==> flow/design.v <==
module cordic_dds # (
   parameter DW = 16,                
   parameter PIPE_DEPTH = 14,        
   parameter limP = 16'h4dba         
)
( 
   sin_o, cos_o, err_o,
   clk, phase_i
);
   input             clk;
   input [DW-1:0]    phase_i;        
   output [DW:0]     sin_o, cos_o;   
   output [DW:0]     err_o;          
   reg [DW:0] cos_r, sin_o_r;
   reg [DW:0] x[PIPE_DEPTH:0];
   reg [DW:0] y[PIPE_DEPTH:0];
   reg [DW:0] z[PIPE_DEPTH:0];
   reg [1:0] quadrant [PIPE_DEPTH:0];
   wire [DW:0] atan_rom[PIPE_DEPTH:0];
   assign atan_rom[0] = 8189;
   assign atan_rom[1] = 4834;
   assign atan_rom[2] = 2554;
   assign atan_rom[3] = 1296;
   assign atan_rom[4] = 650;
   assign atan_rom[5] = 325;
   assign atan_rom[6] = 162;
   assign atan_rom[7] = 81;
   assign atan_rom[8] = 40;
   assign atan_rom[9] = 20;
   assign atan_rom[10] = 10;
   assign atan_rom[11] = 5;
   assign atan_rom[12] = 2;
   assign atan_rom[13] = 1;
   assign atan_rom[14] = 0;
   always @ (posedge clk) begin  
      x[0] <= {1'b0, limP};
      y[0] <= 0;
      z[0] <= {3'b0, phase_i[DW-1-2:0]};  
   end
   always @ (posedge clk) begin  
      x[1] <= x[0] - y[0];
      y[1] <= x[0] + y[0];
      z[1] <= z[0] - atan_rom[0];  
   end
   generate
      genvar k;
      for(k=1; k<PIPE_DEPTH; k=k+1) begin
         always @ (posedge clk) begin
            if (z[k][DW]) begin  
               x[k+1] <= x[k] + {{k{y[k][DW]}},y[k][DW:k]};  
               y[k+1] <= y[k] - {{k{x[k][DW]}},x[k][DW:k]};  
               z[k+1] <= z[k] + atan_rom[k];
            end else begin
               x[k+1] <= x[k] - {{k{y[k][DW]}},y[k][DW:k]};
               y[k+1] <= y[k] + {{k{x[k][DW]}},x[k][DW:k]};
               z[k+1] <= z[k] - atan_rom[k];
            end
         end
      end
   endgenerate
   always @ (posedge clk) begin
      quadrant[0] <= phase_i[DW-1:DW-2];
   end
   generate
      genvar j;
      for(j=0; j<PIPE_DEPTH; j=j+1) begin
         always @ (posedge clk) begin
            quadrant[j+1] <= quadrant[j];
         end
      end
   endgenerate
   always @ (posedge clk)
      case(quadrant[PIPE_DEPTH])
         2'b00: begin
            cos_r <= x[PIPE_DEPTH];  
            sin_o_r <= y[PIPE_DEPTH];  
         end
         2'b01: begin
            cos_r <= ~(y[PIPE_DEPTH]) + 1'b1;  
            sin_o_r <= x[PIPE_DEPTH];  
         end
         2'b10: begin
            cos_r <= ~(x[PIPE_DEPTH]) + 1'b1;  
            sin_o_r <= ~(y[PIPE_DEPTH]) + 1'b1;  
         end
         2'b11: begin
            cos_r <= y[PIPE_DEPTH];  
            sin_o_r <= ~(x[PIPE_DEPTH]) + 1'b1;  
         end
      endcase
   assign cos_o = cos_r;
   assign sin_o = sin_o_r;
   assign err_o = z[PIPE_DEPTH];
endmodule
== Reports on cordic_dds ==
The steps from the RTL of cordic_dds to its reports follow in flow order.
Line numbers count from 1 in the design file above.
Library cell names are shortened.
A cell with - has no value.
Inputs
  design top: cordic_dds
  clock: clk
  cell library: sky130hd
  corner: tt_025C_1v80

== After elaboration ==
Counts by Yosys on the flattened word-level netlist (proc, flatten, opt, wreduce). Print and check cells are left out. Cells with the same type and inputs are merged into one.
Cells by class
  add/subtract/negate cells: 77
  equality and inequality tests: 3
  muxes and demuxes: 41
  bitwise logic cells: 2
  reductions and logical operators: 1
Operators with widths (count)
  two-way mux 17 bit: 37
  adder 17 bit: 22
  subtractor 17 bit: 22
  case mux 17 bit (select 4 bit): 2
  adder 17 x 1 -> 17 bit with constant B: 3
  inverter 17 bit: 2
  adder 15 x 13 -> 16 bit: 2
  subtractor 15 x 13 -> 16 bit: 2
  two-way mux 15 bit: 2
  subtractor 17 x 1 -> 17 bit with constant B: 1
  adder 17 x 10 -> 17 bit with constant B: 1
  subtractor 17 x 10 -> 17 bit with constant B: 1
  adder 17 x 11 -> 17 bit with constant B: 1
  subtractor 17 x 11 -> 17 bit with constant B: 1
  adder 17 x 12 -> 17 bit with constant B: 1
  subtractor 17 x 12 -> 17 bit with constant B: 1
  adder 17 x 13 -> 17 bit with constant B: 1
  subtractor 17 x 13 -> 17 bit with constant B: 1
  adder 17 x 2 -> 17 bit with constant B: 1
  subtractor 17 x 2 -> 17 bit with constant B: 1
  adder 17 x 3 -> 17 bit with constant B: 1
  subtractor 17 x 3 -> 17 bit with constant B: 1
  adder 17 x 4 -> 17 bit with constant B: 1
  subtractor 17 x 4 -> 17 bit with constant B: 1
  adder 17 x 5 -> 17 bit with constant B: 1
  subtractor 17 x 5 -> 17 bit with constant B: 1
  adder 17 x 6 -> 17 bit with constant B: 1
  subtractor 17 x 6 -> 17 bit with constant B: 1
Other operator kinds: 10; their cells: 11.
Bit counts
  register bits after elaboration: 752
  cells after elaboration: 182

== Longest topological paths ==
Yosys ltp: most cells in a row. Word level: on the elaborated netlist, between registers, memories and ports. Mapped: between sequential cells and ports; inverters and the memories' decode and read muxes count.
Depth
  depth in word-level cells: 3
  ABC_AREA: 0
  gate-level depth with buffers: 17
  gate-level depth less buffers: 17

== After synthesis ==
The flow's flattened synthesis, as Yosys stat reports it; memories are mapped. The netlist is that of the ABC_AREA named above (0 if unset); the other value can give another one.
Cell types
  dfxtp_1: count 718, total area 1.44E+04 µm²
  ha_1: count 597, total area 7.47E+03 µm²
  xnor2_1: count 442, total area 3.87E+03 µm²
  a21oi_1: count 495, total area 2.48E+03 µm²
  xor2_1: count 218, total area 1.91E+03 µm²
  nor2_1: count 406, total area 1.52E+03 µm²
  a21o_1: count 189, total area 1.42E+03 µm²
  o21ai_0: count 279, total area 1.4E+03 µm²
  inv_1: count 284, total area 1.07E+03 µm²
  nand2_1: count 227, total area 852.067 µm²
  fa_1: count 35, total area 700.672 µm²
  nor3_1: count 116, total area 580.557 µm²
  o21a_1: count 72, total area 540.518 µm²
  o21bai_1: count 62, total area 465.446 µm²
  nand2b_1: count 63, total area 394.128 µm²
  nand3_1: count 73, total area 365.35 µm²
  a31oi_1: count 50, total area 312.8 µm²
  a211oi_1: count 40, total area 300.288 µm²
Not listed: further types 51, cells in them 507.
Mapped netlist
  mapped cells: 4873
  mapped area: 43683.1 µm²
  sequential area: 14373.8 µm²
  flip-flop cells: 718
  buffers: 61

== Path before layout ==
Path of least setup slack by OpenSTA after synthesis, without wires, with an ideal clock, recovery checks aside; 20% of the period is set as input and as output delay. Where synthesis merged equal registers, the netlist keeps one of their names.
Timing path after synthesis
  kind: register to register
  from: reg z[4][16]
  to: reg y[5][16]
  clock period: 5.0 ns
  setup time: 0.118 ns
  data arrival time: 3.384 ns
  data required time: 4.882 ns
  slack: 1.498 ns
  path delay: 3.502 ns
  driving pins on the path: 13
  path buffers: 2
  period reached after synthesis: 3.502 ns
"path delay" = arrival - input delay + setup time.
"driving pins on the path": output pins that drive a net of the path, with the launching flip-flop's if there is one; two outputs of one cell count as two.
"period reached after synthesis" is the clock period less the worst setup slack; recovery checks do not enter. This is arithmetic on one report: input and output delays are still those of the set period (20% each).
The rows between start and end are the longest chain of elaborated cells between them; the timing report does not say that the signal goes this way. Where chains are equally long, one stands for them.
Each line given opens the expression or statement behind the cell; cells for indexed reads and writes are added by Yosys, which also makes memories of some case tables.
Between the ends, after synthesis
  cell sequence: dfxtp_1 -> clkbuf_1 -> buf_1 -> mux2i_1 -> fa_1 -> a211o_1 -> a2111o_1 -> a31oi_1 -> o21ai_1 -> a21o_1 -> and4_4 -> o32a_1 -> xnor2_1
  length of the longest elaborated chain: 1
  elaborated cells on any way between the ends: 1
  source lines of those cells: 1
RTL lines, path after synthesis
  start: declaration: RTL line 17  | reg [DW:0] z[PIPE_DEPTH:0];
  start: assignment: RTL line 52  | z[k+1] <= z[k] + atan_rom[k];
  start: assignment: RTL line 56  | z[k+1] <= z[k] - atan_rom[k];
  two-way mux 17 bit: RTL line 49  | if (z[k][DW]) begin
  end: assignment: RTL line 51  | y[k+1] <= y[k] - {{k{x[k][DW]}},x[k][DW:k]};
  end: assignment: RTL line 55  | y[k+1] <= y[k] + {{k{x[k][DW]}},x[k][DW:k]};
  end: declaration: RTL line 16  | reg [DW:0] y[PIPE_DEPTH:0];

== Worst path after layout ==
From the final timing report of run A: the path of least setup slack in the routed layout; clock arrival at registers is part of the times.
Timing path post-layout
  kind: register to register
  from: reg z[6][16]
  to: reg y[7][16]
  clock period: 5.0 ns
  setup time: 0.11 ns
  data arrival time: 5.16 ns
  data required time: 5.51 ns
  slack: 0.35 ns
  driving pins on the path: 13
  path buffers: 2
The rows between start and end are the longest chain of elaborated cells between them; the timing report does not say that the signal goes this way. Where chains are equally long, one stands for them.
Between the ends, post-layout
  cell sequence: dfxtp_1 -> clkbuf_1 -> clkbuf_1 -> mux2i_1 -> fa_1 -> a21oi_1 -> o21ai_0 -> o41ai_1 -> o21ai_0 -> or4_1 -> o211ai_1 -> o21ai_0 -> xnor2_1
  length of the longest elaborated chain: 1
  elaborated cells on any way between the ends: 1
  source lines of those cells: 1
RTL lines, path post-layout
  start: declaration: RTL line 17  | reg [DW:0] z[PIPE_DEPTH:0];
  start: assignment: RTL line 52  | z[k+1] <= z[k] + atan_rom[k];
  start: assignment: RTL line 56  | z[k+1] <= z[k] - atan_rom[k];
  two-way mux 17 bit: RTL line 49  | if (z[k][DW]) begin
  end: assignment: RTL line 51  | y[k+1] <= y[k] - {{k{x[k][DW]}},x[k][DW:k]};
  end: assignment: RTL line 55  | y[k+1] <= y[k] + {{k{x[k][DW]}},x[k][DW:k]};
  end: declaration: RTL line 16  | reg [DW:0] y[PIPE_DEPTH:0];

# Flow runs of cordic_dds

Below are 6 stored runs of the flow (Yosys, OpenROAD; platform sky130hd) on cordic_dds, each with its settings and what was measured, unordered. Constraints: input delay and output delay 20% of the set period each, output load 0.01 pF.
"achieved clock period (ns)": clock period set for the run, less the worst setup slack. It is reckoned from that one timing run; input and output delays stay at 20% of the period that was set.
"worst setup path time (ns)": the worst setup path's part of the clock period (all of it between registers, 20% less for each end at a port) less its slack. A launch clock that arrives late makes it longer, a capture clock that arrives late makes it shorter.

settings of run A
{
  "ABC_AREA": 0,
  "CAP_MARGIN": 20,
  "CELL_PAD_IN_SITES_GLOBAL_PLACEMENT": 1,
  "CORE_MARGIN": 3,
  "CORE_UTILIZATION": 39,
  "CTS_CLUSTER_DIAMETER": 217,
  "GPL_TIMING_DRIVEN": 0,
  "HOLD_SLACK_MARGIN": 0.16,
  "period_ns": 5.0,
  "SLEW_MARGIN": 20
}
report of run A
yosys chip area after synthesis (um^2): 43683.1
finish__design__die__area: 116059.0
finish__design__instance__area__stdcell: 49207.2
finish__design__instance__utilization: 0.4434
finish__timing__setup__ws: 0.352
finish__timing__hold__ws: 0.303
achieved clock period (ns): 4.648
worst setup path time (ns): 4.65
worst setup path kind: register to register

settings of run B
{
  "ABC_AREA": 1,
  "CAP_MARGIN": 0,
  "CELL_PAD_IN_SITES_DETAIL_PLACEMENT": 2,
  "CELL_PAD_IN_SITES_GLOBAL_PLACEMENT": 2,
  "CORE_MARGIN": 9,
  "CORE_UTILIZATION": 31,
  "CTS_CLUSTER_DIAMETER": 232,
  "CTS_CLUSTER_SIZE": 23,
  "GPL_ROUTABILITY_DRIVEN": 0,
  "GPL_TIMING_DRIVEN": 0,
  "HOLD_SLACK_MARGIN": 0.08,
  "MIN_ROUTING_LAYER": "met1",
  "PLACE_DENSITY_LB_ADDON": 0.27,
  "SETUP_SLACK_MARGIN": 0.04,
  "SLEW_MARGIN": 30,
  "TNS_END_PERCENT": 10,
  "period_ns": 7.0
}
report of run B
yosys chip area after synthesis (um^2): 51246.6
finish__design__die__area: 180272.0
finish__design__instance__area__stdcell: 55605.8
finish__design__instance__utilization: 0.3401
finish__timing__setup__ws: 3.522
finish__timing__hold__ws: 0.327
achieved clock period (ns): 3.478
worst setup path time (ns): 3.48
worst setup path kind: register to register

settings of run C
{
  "CORE_UTILIZATION": 40,
  "period_ns": 4.0,
  "CAP_MARGIN": 20,
  "CORE_MARGIN": 2,
  "SLEW_MARGIN": 20
}
report of run C
yosys chip area after synthesis (um^2): 43683.1
finish__design__die__area: 111867.0
finish__design__instance__area__stdcell: 49137.1
finish__design__instance__utilization: 0.4527
finish__timing__setup__ws: 0.352
finish__timing__hold__ws: 0.306
achieved clock period (ns): 3.648
worst setup path time (ns): 3.65
worst setup path kind: register to register

settings of run D
{
  "ABC_AREA": 0,
  "CAP_MARGIN": 35,
  "CORE_MARGIN": 10,
  "CORE_UTILIZATION": 35,
  "CTS_CLUSTER_DIAMETER": 309,
  "GPL_ROUTABILITY_DRIVEN": 1,
  "GPL_TIMING_DRIVEN": 0,
  "MIN_ROUTING_LAYER": "met1",
  "PLACE_DENSITY_LB_ADDON": 0.29,
  "SETUP_SLACK_MARGIN": 0.68,
  "SLEW_MARGIN": 5,
  "period_ns": 4.01
}
report of run D
yosys chip area after synthesis (um^2): 43683.1
finish__design__die__area: 139342.0
finish__design__instance__area__stdcell: 50973.9
finish__design__instance__utilization: 0.4118
finish__timing__setup__ws: 0.634
finish__timing__hold__ws: 0.320
achieved clock period (ns): 3.376
worst setup path time (ns): 3.38
worst setup path kind: register to register

settings of run E
{
  "ABC_AREA": 0,
  "CAP_MARGIN": 10,
  "CELL_PAD_IN_SITES_GLOBAL_PLACEMENT": 1,
  "CTS_CLUSTER_DIAMETER": 217,
  "period_ns": 5.0,
  "CORE_MARGIN": 2,
  "CORE_UTILIZATION": 40,
  "SLEW_MARGIN": 20
}
report of run E
yosys chip area after synthesis (um^2): 43683.1
finish__design__die__area: 111867.0
finish__design__instance__area__stdcell: 49013.3
finish__design__instance__utilization: 0.4515
finish__timing__setup__ws: 1.088
finish__timing__hold__ws: 0.295
achieved clock period (ns): 3.912
worst setup path time (ns): 3.91
worst setup path kind: register to register

settings of run F
{
  "ABC_AREA": 1,
  "CELL_PAD_IN_SITES_GLOBAL_PLACEMENT": 1,
  "period_ns": 5.0,
  "CAP_MARGIN": 20,
  "CORE_MARGIN": 2,
  "CORE_UTILIZATION": 40,
  "SLEW_MARGIN": 20
}
report of run F
yosys chip area after synthesis (um^2): 51246.6
finish__design__die__area: 130997.0
finish__design__instance__area__stdcell: 56965.9
finish__design__instance__utilization: 0.4473
finish__timing__setup__ws: 1.582
finish__timing__hold__ws: 0.326
achieved clock period (ns): 3.418
worst setup path time (ns): 3.42
worst setup path kind: register to register
